==> flow/design.v <==
module ALU#(
  parameter WIDTH = 32
)(
  input [WIDTH - 1:0] a, b,
  input [2:0] m,
  output reg [WIDTH - 1:0] y,
  output reg cf, of, zf
);
  always @(*) begin
    case (m)
      3'b000: y = a + b;
      3'b001: y = a - b;
      3'b010: y = a & b;
      3'b011: y = a | b;
      3'b100: y = a ^ b;
      default: y = 0;
    endcase
  end
  always @(*) begin
    case ({m[0], a[WIDTH - 1], b[WIDTH - 1], y[WIDTH - 1]})
      4'b0111, 4'b0010, 4'b0100, 4'b1111, 4'b1001, 4'b1010: cf = 1;
      default: cf = 0;
    endcase
  end
  always @(*) begin
    case ({m[0], a[WIDTH - 1], b[WIDTH - 1], y[WIDTH - 1]})
      4'b0001, 4'b0110, 4'b1011, 4'b1100: of = 1;
      default: of = 0;
    endcase
  end
  always @(*) begin
    zf = ~(| y[0]);
  end
endmodule
module RegFile#(
  parameter WIDTH = 32
)(
  input clk, rst, we,
  input [4:0] ra0, ra1, wa,
  input [WIDTH - 1:0] wd,
  output reg [WIDTH - 1:0] rd0, rd1
);
  reg [WIDTH - 1:0] regvec[31:0];
  always @(*) begin
    rd0 = (we & (wa == ra0) & (| ra0)) ? wd : regvec[ra0];
    rd1 = (we & (wa == ra1) & (| ra1)) ? wd : regvec[ra1];
  end
  integer i;
  always @(posedge clk) begin
    if (rst) begin
      for (i = 0; i < 32; i = i + 1) begin
        regvec[i] <= 0;
      end
    end else begin
      if (we) begin
        if (wa != 0) begin
          regvec[wa] <= wd;
        end
      end
    end
  end
endmodule
module Ctl(
  input clk, rst,
  input [31:0] ins,
  output f_jmp, f_branch, f_rd, f_rw, f_m2r, f_mw, f_alus, f_aluo, f_choke
);
  wire [5:0] op;
  assign op = ins[31:26];
  wire [4:0] ra0;
  assign ra0 = ins[25:21];
  wire [4:0] ra1;
  assign ra1 = ins[20:16];
  reg [31:0] pre_ins;
  wire [5:0] pre_op;
  assign pre_op = pre_ins[31:26];
  wire [4:0] pre_wa;
  assign pre_wa = pre_ins[20:16];
  assign f_choke = (pre_op == 6'b000100) || (
    (pre_op == 6'b100011) && (| pre_wa) && (
      (
        (op != 6'b000010) && (ra0 == pre_wa)
      ) || (
        ((op == 6'b000000) || (op == 6'b000100) || (op == 6'b101011)) && (ra1 == pre_wa)
      )
    )
  );
  assign f_jmp = f_choke ? 0 : op == 6'b000010;
  always @(posedge clk) begin
    if (rst) begin
      pre_ins <= 0;
    end else begin
      pre_ins <= f_choke ? 0 : ins;
    end
  end
  reg ifid_branch, ifid_rd, ifid_rw, ifid_m2r, ifid_mw, ifid_alus, ifid_aluo;
  always @(posedge clk) begin
    if (f_choke || rst) begin
      ifid_branch <= 0;
      ifid_rw <= 0;
      ifid_m2r <= 0;
      ifid_mw <= 0;
      ifid_alus <= 0;
      ifid_aluo <= 0;
      ifid_rd <= 0;
    end else begin
      ifid_rw <= (op == 6'b000000) || (op == 6'b001000) || (op == 6'b100011);
      ifid_m2r <= op == 6'b100011;
      ifid_mw <= op == 6'b101011;
      ifid_alus <= (op == 6'b001000) || (op == 6'b100011) || (op == 6'b101011);
      ifid_aluo <= op == 6'b000100;
      ifid_branch <= op == 6'b000100;
      ifid_rd <= op == 6'b000000;
    end
  end
  assign f_rd = ifid_rd;
  assign f_branch = ifid_branch;
  reg idex_rw, idex_m2r, idex_mw, idex_alus, idex_aluo;
  always @(posedge clk) begin
    if (rst) begin
      idex_rw <= 0;
      idex_m2r <= 0;
      idex_mw <= 0;
      idex_alus <= 0;
      idex_aluo <= 0;
    end else begin
      idex_rw <= ifid_rw;
      idex_m2r <= ifid_m2r;
      idex_mw <= ifid_mw;
      idex_alus <= ifid_alus;
      idex_aluo <= ifid_aluo;
    end
  end
  assign f_alus = idex_alus;
  assign f_aluo = idex_aluo;
  reg exmem_rw, exmem_m2r, exmem_mw;
  always @(posedge clk) begin
    if (rst) begin
      exmem_rw <= 0;
      exmem_m2r <= 0;
      exmem_mw <= 0;
    end else begin
      exmem_rw <= idex_rw;
      exmem_m2r <= idex_m2r;
      exmem_mw <= idex_mw;
    end
  end
  assign f_mw = exmem_mw;
  reg memwb_rw, memwb_m2r;
  always @(posedge clk) begin
    if (rst) begin
      memwb_m2r <= 0;
      memwb_rw <= 0;
    end else begin
      memwb_m2r <= exmem_m2r;
      memwb_rw <= exmem_rw;
    end
  end
  assign f_m2r = memwb_m2r;
  assign f_rw = memwb_rw;
endmodule
module PipelineCPU(
  input clk, rst,
  output [8:0] imem_addr,
  input [31:0] imem_data,
  output [8:0] dmem_addr,
  output [31:0] dmem_wdata,
  output dmem_we,
  input [31:0] dmem_rdata
);
  wire [8:0] ins_a;
  wire [31:0] ins_spo;
  wire reg_we;
  wire [4:0] ra0, ra1, wa;
  wire [31:0] rd0, rd1, wd;
  RegFile#(.WIDTH(32)) reg_file(
    .clk(clk), .rst(rst), .we(reg_we), .ra0(ra0), .ra1(ra1), .wa(wa), .wd(wd),.rd0(rd0), .rd1(rd1));
  wire [31:0] a, b, y;
  wire [2:0] m;
  wire zf;
  ALU#(.WIDTH(32)) alu(.a(a), .b(b), .m(m), .y(y), .zf(zf));
  wire mem_we;
  wire [8:0] mem_a;
  wire [31:0] mem_d, mem_spo;
  assign imem_addr = ins_a;
  assign ins_spo = imem_data;
  assign dmem_addr = mem_a;
  assign dmem_wdata = mem_d;
  assign dmem_we = mem_we;
  assign mem_spo = dmem_rdata;
  wire [5:0] op;
  wire f_jmp, f_branch, f_rd, f_rw, f_m2r, f_mw, f_alus, f_aluo;
  wire f_choke;
  Ctl ctl(
    .clk(clk), .rst(rst), .ins(ins_spo),
    .f_jmp(f_jmp), .f_branch(f_branch), .f_rd(f_rd), .f_rw(f_rw),
    .f_m2r(f_m2r), .f_mw(f_mw), .f_alus(f_alus), .f_aluo(f_aluo),
    .f_choke(f_choke));
  reg [31:0] pc;
  assign ins_a = pc[10:0] >> 2;
  wire [31:0] npc_ser;
  assign npc_ser = pc + 4;
  wire [31:0] npc_j;
  assign npc_j = {npc_ser[31:28], ins_spo[25:0] << 2};
  assign op = ins_spo[31:26];
  reg [31:0] ifid_ins, ifid_npc_ser;
  reg ifid_valid;
  always @(posedge clk) begin
    if (rst) begin
      ifid_ins <= 0;
      ifid_valid <= 0;
    end else begin
      ifid_ins <= ins_spo;
      ifid_valid <= ~f_choke;
    end
    ifid_npc_ser <= npc_ser;
  end
  assign ra0 = ifid_ins[25:21];
  assign ra1 = ifid_ins[20:16];
  wire [4:0] wa_pre;
  assign wa_pre = f_rd ? ifid_ins[15:11] : ifid_ins[20:16];
  wire [31:0] imm;
  assign imm = {{16{ifid_ins[15]}}, ifid_ins[15:0]};
  wire w_ex2wb;
  assign w_ex2wb = ifid_valid && (((ifid_ins[31:26] == 6'b000000) && (| ifid_ins[15:11]))
    || ((ifid_ins[31:26] == 6'b001000) && (| ifid_ins[20:16])));
  wire w_mem2wb;
  assign w_mem2wb = ifid_valid && (ifid_ins[31:26] == 6'b100011) && (| ifid_ins[20:16]);
  reg [31:0] idex_rd0, idex_rd1, idex_imm, idex_npc_ser;
  reg [31:0] exmem_y;
  reg [4:0] idex_wa, exmem_wa;
  reg idex_w_ex2wb, exmem_w_ex2wb;
  reg idex_w_mem2wb, exmem_w_mem2wb;
  wire [31:0] rd0_bypass, rd1_bypass;
  assign rd0_bypass = (| ra0) ? (
    idex_w_ex2wb && (ra0 == idex_wa) ? y : (
      exmem_w_mem2wb && (ra0 == exmem_wa) ? mem_spo : (
        exmem_w_ex2wb && (ra0 == exmem_wa) ? exmem_y : rd0
      )
    )
  ) : 0;
  assign rd1_bypass = (| ra1) ? (
    idex_w_ex2wb && (ra1 == idex_wa) ? y : (
      exmem_w_mem2wb && (ra1 == exmem_wa) ? mem_spo : (
        exmem_w_ex2wb && (ra1 == exmem_wa) ? exmem_y : rd1
      )
    )
  ) : 0;
  wire [31:0] npc_beq;
  assign npc_beq = ifid_npc_ser + (imm << 2);
  wire beq_zf;
  assign beq_zf = rd0_bypass == rd1_bypass;
  wire [31:0] npc;
  assign npc = rst ? 0 : (
    f_jmp ? npc_j : (
      f_branch & beq_zf ? npc_beq : (
        f_choke ? pc : npc_ser
      )
    )
  );
  always @(posedge clk) begin
    idex_rd0 <= rd0_bypass;
    idex_rd1 <= rd1_bypass;
    idex_imm <= imm;
    idex_npc_ser <= ifid_npc_ser;
    idex_wa <= wa_pre;
    if (rst) begin
      idex_w_ex2wb <= 0;
      idex_w_mem2wb <= 0;
    end else begin
      idex_w_ex2wb <= w_ex2wb;
      idex_w_mem2wb <= w_mem2wb;
    end
  end
  assign a = idex_rd0;
  assign b = f_alus ? idex_imm : idex_rd1;
  assign m = f_aluo;
  always @(posedge clk) begin
    pc <= npc;
  end
  reg [31:0] exmem_mem_d;
  always @(posedge clk) begin
    exmem_y <= y;
    exmem_mem_d <= idex_rd1;
    exmem_wa <= idex_wa;
    if (rst) begin
      exmem_w_ex2wb <= 0;
      exmem_w_mem2wb <= 0;
    end else begin
      exmem_w_ex2wb <= idex_w_ex2wb;
      exmem_w_mem2wb <= idex_w_mem2wb;
    end
  end
  assign mem_a = exmem_y[10:0] >> 2;
  assign mem_d = exmem_mem_d;
  assign mem_we = f_mw;
  reg [31:0] memwb_mem_spo, memwb_y;
  reg [4:0] memwb_wa;
  always @(posedge clk) begin
    memwb_mem_spo <= mem_spo;
    memwb_y <= exmem_y;
    memwb_wa <= exmem_wa;
  end
  assign wa = memwb_wa;
  assign wd = f_m2r ? memwb_mem_spo : memwb_y;
  assign reg_we = f_rw;
endmodule
Step by step through the tools: PipelineCPU
What the tools print for PipelineCPU, step after step.
Lines are those of the file above, counted from 1.
Cell names lack the library's common part.
{"block": "inputs", "top": "PipelineCPU", "clk_port": "clk", "cell_library": "sky130hd", "lib_corner": "tt_025C_1v80"}

After elaboration
Source: Yosys, flattened and elaborated, memories not mapped. Widths are those after wreduce. Print and check cells do not count. Equal cells are merged and count once.
Yosys's memory passes give these memory sizes; they may raise the number of words (mostly to a power of two), join words into wider ones and drop unused or constant bits.
{"block": "word_totals", "reg_bits": 372, "mem_count": 1, "inputBits": 66, "ramBits": 1024, "out_inout_bits": 51, "wordCells": 130}
{"block": "mem_list", "name": "reg_file.regvec", "words": 32, "width": 32, "line_no": 43, "text": "reg [WIDTH - 1:0] regvec[31:0];"}
{"block": "op_classes", "add_sub_neg": 4, "n_reduce_logical": 34, "equal": 20, "muxes": 30, "n_logic": 6}
{"block": "ops", "operator": "2-to-1 mux 32 bit", "count": 18}
{"block": "ops", "operator": "adder 32 bit", "count": 2}
{"block": "ops", "operator": "case mux 32 bit (select 2 bit)", "count": 1}
{"block": "ops", "operator": "equality test 5 bit", "count": 8}
{"block": "ops", "operator": "adder 32 x 3 -> 32 bit (second input constant)", "count": 1}
{"block": "ops", "operator": "subtractor 32 bit", "count": 1}
{"block": "ops", "operator": "equality test 32 bit", "count": 1}
{"block": "ops", "operator": "2-to-1 mux 5 bit", "count": 6}
{"block": "ops", "operator": "equality test 6 bit (second input constant)", "count": 4}
{"block": "ops", "operator": "OR reduction 5 bit", "count": 4}
{"block": "ops", "operator": "logical AND 1 bit", "count": 15}
{"block": "ops", "operator": "equality test 6 x 3 -> 1 bit (second input constant)", "count": 2}
{"block": "ops", "operator": "equality test 6 x 4 -> 1 bit (second input constant)", "count": 2}
{"block": "ops", "operator": "logical NOT 6 bit", "count": 2}
{"block": "ops", "operator": "logical OR 1 bit", "count": 10}
{"block": "ops", "operator": "equality test 6 x 2 -> 1 bit (second input constant)", "count": 1}
{"block": "ops", "operator": "inequality test 6 x 2 -> 1 bit (second input constant)", "count": 1}
{"block": "ops", "operator": "bitwise AND 1 bit", "count": 5}
{"block": "ops", "operator": "nonzero test 5 bit", "count": 1}
{"block": "ops", "operator": "2-to-1 mux 1 bit", "count": 5}
{"block": "ops", "operator": "inequality test 3 bit (second input constant)", "count": 1}
{"block": "ops", "operator": "logical NOT 3 bit", "count": 1}
{"block": "ops", "operator": "OR reduction 2 bit", "count": 1}
{"block": "ops", "operator": "inverter 1 bit", "count": 1}

Depth
Longest topological path by Yosys (ltp), each cell counted once; first at word level (registers and memories cut), then after technology mapping (sequential cells cut; the memories' decode and read muxes count).
{"block": "logic_depth", "ltp_word": 12, "ABC_AREA": 0, "mapped_depth": 36, "ltp_nobuf": 28}

Synthesis result
Source: synth_stat.txt of the flow (Yosys; design flattened, memories mapped). It holds for the ABC_AREA given above (unset counts as 0); a run with the other value may have another netlist.
{"block": "types", "cell": "edfxtp_1", "count": 1024, "area_total_um2": 3.07E+04}
{"block": "types", "cell": "mux4_2", "count": 402, "area_total_um2": 9.05E+03}
{"block": "types", "cell": "dfxtp_1", "count": 305, "area_total_um2": 6.11E+03}
{"block": "types", "cell": "nor2_1", "count": 1162, "area_total_um2": 4.36E+03}
{"block": "types", "cell": "mux2i_1", "count": 249, "area_total_um2": 2492.39}
{"block": "types", "cell": "clkbuf_1", "count": 305, "area_total_um2": 1.14E+03}
{"block": "types", "cell": "nand2_1", "count": 208, "area_total_um2": 780.749}
{"block": "types", "cell": "xnor2_1", "count": 79, "area_total_um2": 691.914}
{"block": "types", "cell": "mux2_2", "count": 61, "area_total_um2": 686.909}
{"block": "types", "cell": "a21oi_1", "count": 130, "area_total_um2": 650.624}
{"block": "types", "cell": "o21ai_0", "count": 130, "area_total_um2": 650.624}
{"block": "types", "cell": "ha_1", "count": 41, "area_total_um2": 512.992}
{"block": "types", "cell": "o22ai_1", "count": 82, "area_total_um2": 512.992}
{"block": "types", "cell": "xor2_1", "count": 57, "area_total_um2": 499.229}
{"block": "types", "cell": "nor2b_1", "count": 77, "area_total_um2": 481.712}
{"block": "types", "cell": "a22oi_1", "count": 61, "area_total_um2": 457.939}
{"block": "types", "cell": "mux4_1", "count": 17, "area_total_um2": 446.678}
{"block": "types", "cell": "nand2b_1", "count": 70, "area_total_um2": 437.92}
Not listed: further types 79, cells in them 930.
{"block": "synth_totals", "seqArea_um2": 36855.3, "synth_area_um2": 67382.1, "ff_cells": 1329, "buf_cells": 492, "cells": 5390}
The figures by module come from a second, unflattened synthesis with its own total; it is not the netlist above.
{"block": "hier_totals", "hier_cells": 5481, "area_unflattened_um2": 71189.5}
Rows give one instance, submodules left out.
{"block": "modules", "mod": "RegFile (WIDTH=32)", "area_um2": 55256.7, "instances": 1, "seq_area_um2": 30749.5, "cells": 3714}
{"block": "modules", "mod": "PipelineCPU", "area_um2": 10756.6, "instances": 1, "seq_area_um2": 5565.3, "cells": 1055}
{"block": "modules", "mod": "ALU (WIDTH=32)", "area_um2": 4157.7, "instances": 1, "seq_area_um2": 0.0, "cells": 617}
{"block": "modules", "mod": "Ctl", "area_um2": 1018.5, "instances": 1, "seq_area_um2": 540.5, "cells": 95}

Path before layout
Source: OpenSTA report_checks on the synthesized netlist (no wires, ideal clock, input and output delay 20% of the period each), path of least setup slack; recovery checks are left aside. Register names are those of the netlist, which keeps one name where synthesis merged equal registers.
{"block": "synth_timing", "path_kind": "reg2reg", "start": "reg ctl.idex_alus", "end": "reg pc[3]", "t_arrival_ps": 7203, "period_ps": 6500, "setup_slack_ps": -803, "launch_ps": 0, "setup_ps": 100, "path_delay_ps": 7303, "t_required_ps": 6400, "driving_pins": 35, "period_less_setup_slack_ps": 7303}
"path_delay_ps" is the arrival time less input delay plus setup time.
"driving_pins" counts driving pins, that of a launching flip-flop among them; a cell with two outputs on the path counts twice.
"period_less_setup_slack_ps" = period - worst setup slack (recovery checks aside). The figure is calculated, with input and output delays left at 20% of the set period.
The rows between start and end are the longest chain of elaborated cells between them; the timing report does not say that the signal goes this way. Where chains are equally long, one stands for them.
Each line given opens the expression or statement behind the cell; cells for indexed reads and writes are added by Yosys, which also makes memories of some case tables.
{"block": "synth_between", "cell_sequence": "dfxtp_1 -> clkbuf_1 -> clkbuf_1 -> clkbuf_1 -> buf_1 -> buf_1 -> clkbuf_1 -> mux2i_1 -> ha_1 -> o21a_1 -> o21ai_0 -> nor2_1 -> and3_1 -> and3_1 -> and2_1 -> nand3_1 -> nand2b_1 -> mux2i_1 -> nand2_1 -> o21ai_0 -> ha_1 -> clkbuf_1 -> o21a_1 -> a21oi_1 -> nor2_1 -> o41ai_1 -> o21ai_0 -> xnor2_1 -> a221oi_1 -> xor2_1 -> a2111oi_4 -> nand3_1 -> nor4b_4 -> o22ai_1 -> a2111oi_4", "elab_chain_cells": 9}
{"block": "synth_rtl", "item": "start: declaration", "line_no": 118, "text": "reg idex_rw, idex_m2r, idex_mw, idex_alus, idex_aluo;"}
{"block": "synth_rtl", "item": "start: assignment", "line_no": 124, "text": "idex_alus <= 0;"}
{"block": "synth_rtl", "item": "start: assignment", "line_no": 130, "text": "idex_alus <= ifid_alus;"}
{"block": "synth_rtl", "item": "2-to-1 mux 32 bit", "line_no": 276, "text": "assign b = f_alus ? idex_imm : idex_rd1;"}
{"block": "synth_rtl", "item": "subtractor 32 bit", "line_no": 12, "text": "3'b001: y = a - b;"}
{"block": "synth_rtl", "item": "case mux 32 bit (select 2 bit)", "line_no": 10, "text": "case (m)"}
{"block": "synth_rtl", "item": "2-to-1 mux 32 bit", "line_no": 243, "text": "idex_w_ex2wb && (ra1 == idex_wa) ? y : ("}
{"block": "synth_rtl", "item": "2-to-1 mux 32 bit", "line_no": 242, "text": "assign rd1_bypass = (| ra1) ? ("}
{"block": "synth_rtl", "item": "equality test 32 bit", "line_no": 252, "text": "assign beq_zf = rd0_bypass == rd1_bypass;"}
{"block": "synth_rtl", "item": "bitwise AND 1 bit", "line_no": 256, "text": "f_branch & beq_zf ? npc_beq : ("}
{"block": "synth_rtl", "item": "2-to-1 mux 32 bit", "line_no": 256}
{"block": "synth_rtl", "item": "2-to-1 mux 32 bit", "line_no": 255, "text": "f_jmp ? npc_j : ("}
{"block": "synth_rtl", "item": "end: assignment", "line_no": 279, "text": "pc <= npc;"}
{"block": "synth_rtl", "item": "end: declaration", "line_no": 199, "text": "reg [31:0] pc;"}
Nets of the timed path that keep an RTL name, with a line that drives or declares them; the list need not be complete.
{"block": "synth_named_nets", "net": "rd1_bypass[30]", "line_no": 242}

Path in the finished layout
Path of least setup slack in the final report of flow run 1 (OpenROAD, finished layout, wires in). Where an end is a register, its clock arrival counts in the times.
The report prints the path's times to 10 ps; the period is as set.
{"block": "layout_timing", "path_kind": "reg2reg", "start": "reg ctl.idex_alus", "end": "reg pc[6]", "driving_pins": 32, "t_arrival_ps": 6860, "setup_slack_ps": -170, "setup_ps": 110, "launch_ps": 780, "t_required_ps": 6690, "period_ps": 6020}
The rows between start and end are the longest chain of elaborated cells between them; the timing report does not say that the signal goes this way. Where chains are equally long, one stands for them.
{"block": "layout_between", "cell_sequence": "dfxtp_4 -> mux2i_2 -> ha_2 -> o21a_1 -> o21ai_2 -> nor2_2 -> and3_4 -> and3_4 -> and2_4 -> nand3_2 -> nand2b_1 -> mux2i_1 -> nand2_1 -> o21ai_1 -> ha_2 -> o21a_1 -> a211oi_2 -> o31a_1 -> o211ai_1 -> buf_4 -> a221oi_4 -> xor2_2 -> o22ai_2 -> xnor2_2 -> nand4_1 -> nor4_4 -> nand3_2 -> nor4b_4 -> buf_12 -> buf_12 -> a2111oi_1 -> a221o_1", "elab_chain_cells": 9}
{"block": "layout_rtl", "item": "start: declaration", "line_no": 118, "text": "reg idex_rw, idex_m2r, idex_mw, idex_alus, idex_aluo;"}
{"block": "layout_rtl", "item": "start: assignment", "line_no": 124, "text": "idex_alus <= 0;"}
{"block": "layout_rtl", "item": "start: assignment", "line_no": 130, "text": "idex_alus <= ifid_alus;"}
{"block": "layout_rtl", "item": "2-to-1 mux 32 bit", "line_no": 276, "text": "assign b = f_alus ? idex_imm : idex_rd1;"}
{"block": "layout_rtl", "item": "subtractor 32 bit", "line_no": 12, "text": "3'b001: y = a - b;"}
{"block": "layout_rtl", "item": "case mux 32 bit (select 2 bit)", "line_no": 10, "text": "case (m)"}
{"block": "layout_rtl", "item": "2-to-1 mux 32 bit", "line_no": 243, "text": "idex_w_ex2wb && (ra1 == idex_wa) ? y : ("}
{"block": "layout_rtl", "item": "2-to-1 mux 32 bit", "line_no": 242, "text": "assign rd1_bypass = (| ra1) ? ("}
{"block": "layout_rtl", "item": "equality test 32 bit", "line_no": 252, "text": "assign beq_zf = rd0_bypass == rd1_bypass;"}
{"block": "layout_rtl", "item": "bitwise AND 1 bit", "line_no": 256, "text": "f_branch & beq_zf ? npc_beq : ("}
{"block": "layout_rtl", "item": "2-to-1 mux 32 bit", "line_no": 256}
{"block": "layout_rtl", "item": "2-to-1 mux 32 bit", "line_no": 255, "text": "f_jmp ? npc_j : ("}
{"block": "layout_rtl", "item": "end: assignment", "line_no": 279, "text": "pc <= npc;"}
{"block": "layout_rtl", "item": "end: declaration", "line_no": 199, "text": "reg [31:0] pc;"}
Nets of the timed path that keep an RTL name, with a line that drives or declares them; the list need not be complete.
{"block": "layout_named_nets", "net": "rd1_bypass[28]", "line_no": 242}

Add stored flow runs of PipelineCPU

Design PipelineCPU on sky130hd. What follows are 2 stored runs of the flow, each under its own settings; their order means nothing. The constraints put input and output delay at 20% of the set period each and load the outputs with 0.01 pF.
"period_reached_ps" means the clock period less the worst setup slack. The figure is calculated, with input and output delays left at 20% of the set period.
"critical_path_time_ps" is the time allowed to the run's worst setup path (the clock period less input and output delay, where it has them) less its slack. Clock arrival times count: a late capture clock shortens it, a late launch clock lengthens it.
By "final_power_uw" is meant OpenSTA's value without simulated activity: inputs other than the clock are taken to toggle once in ten clock periods, and the tool carries that through the logic.
"critical_path_time_ps" is known to 10 ps.

Flow run 1
==> flow/run.sh <==
#!/bin/bash
# the make line also repeats the synthesis and layout settings of config.mk as NAME=value (left out here)
make -C /OpenROAD-flow-scripts/flow DESIGN_CONFIG=/design/flow/config.mk WORK_HOME=/design/flow/orfs CLKGATE_MAP_FILE= finish
==> flow/config.mk <==
export PLATFORM = sky130hd
export DESIGN_NAME = PipelineCPU
export DESIGN_NICKNAME = PipelineCPU
export VERILOG_FILES = /design/flow/design.v
export SDC_FILE = /design/flow/constraint.sdc
export NUM_CORES = 4
export LEC_CHECK = 0
export CAP_MARGIN = 20
export CORE_MARGIN = 2
export CORE_UTILIZATION = 53
export SETUP_SLACK_MARGIN = 0.4
export SLEW_MARGIN = 20
==> flow/constraint.sdc <==
create_clock -name core_clock -period 6.02 [get_ports {clk}]
set_input_delay 1.2040 -clock core_clock [delete_from_list [all_inputs] [get_ports {clk}]]
set_output_delay 1.2040 -clock core_clock [all_outputs]
set_load 0.01 [all_outputs]

==> results of flow run 1, as JSON <==
{
  "synth_chip_area_um2": 67382.1,
  "total_die_area_um2": 130004.0,
  "cell_area_final_um2": 77355.4,
  "final_util_pct": 61.4,
  "setup_ws_ps": -170,
  "timing.setup.tns_ps": -1189,
  "final_power_uw": 25803,
  "period_reached_ps": 6190,
  "critical_path_time_ps": 6190,
  "critical_path_kind": "reg2reg"
}

Flow run 2
==> flow/run.sh <==
#!/bin/bash
# the make line also repeats the synthesis and layout settings of config.mk as NAME=value (left out here)
make -C /OpenROAD-flow-scripts/flow DESIGN_CONFIG=/design/flow/config.mk WORK_HOME=/design/flow/orfs CLKGATE_MAP_FILE= finish
==> flow/config.mk <==
export PLATFORM = sky130hd
export DESIGN_NAME = PipelineCPU
export DESIGN_NICKNAME = PipelineCPU
export VERILOG_FILES = /design/flow/design.v
export SDC_FILE = /design/flow/constraint.sdc
export NUM_CORES = 4
export LEC_CHECK = 0
export ABC_AREA = 0
export CAP_MARGIN = 20
export CELL_PAD_IN_SITES_DETAIL_PLACEMENT = 2
export CELL_PAD_IN_SITES_GLOBAL_PLACEMENT = 1
export CORE_ASPECT_RATIO = 1.07
export CORE_MARGIN = 7
export CORE_UTILIZATION = 61
export CTS_CLUSTER_DIAMETER = 315
export CTS_CLUSTER_SIZE = 90
export GPL_TIMING_DRIVEN = 0
export HOLD_SLACK_MARGIN = -0.1
export MAX_ROUTING_LAYER = met5
export MIN_ROUTING_LAYER = met2
export SETUP_SLACK_MARGIN = 0.92
export SLEW_MARGIN = 30
==> flow/constraint.sdc <==
create_clock -name core_clock -period 9.26 [get_ports {clk}]
set_input_delay 1.8520 -clock core_clock [delete_from_list [all_inputs] [get_ports {clk}]]
set_output_delay 1.8520 -clock core_clock [all_outputs]
set_load 0.01 [all_outputs]

==> results of flow run 2, as JSON <==
{
  "outcome": "stopped before the end: placement reported DPL-0033"
}
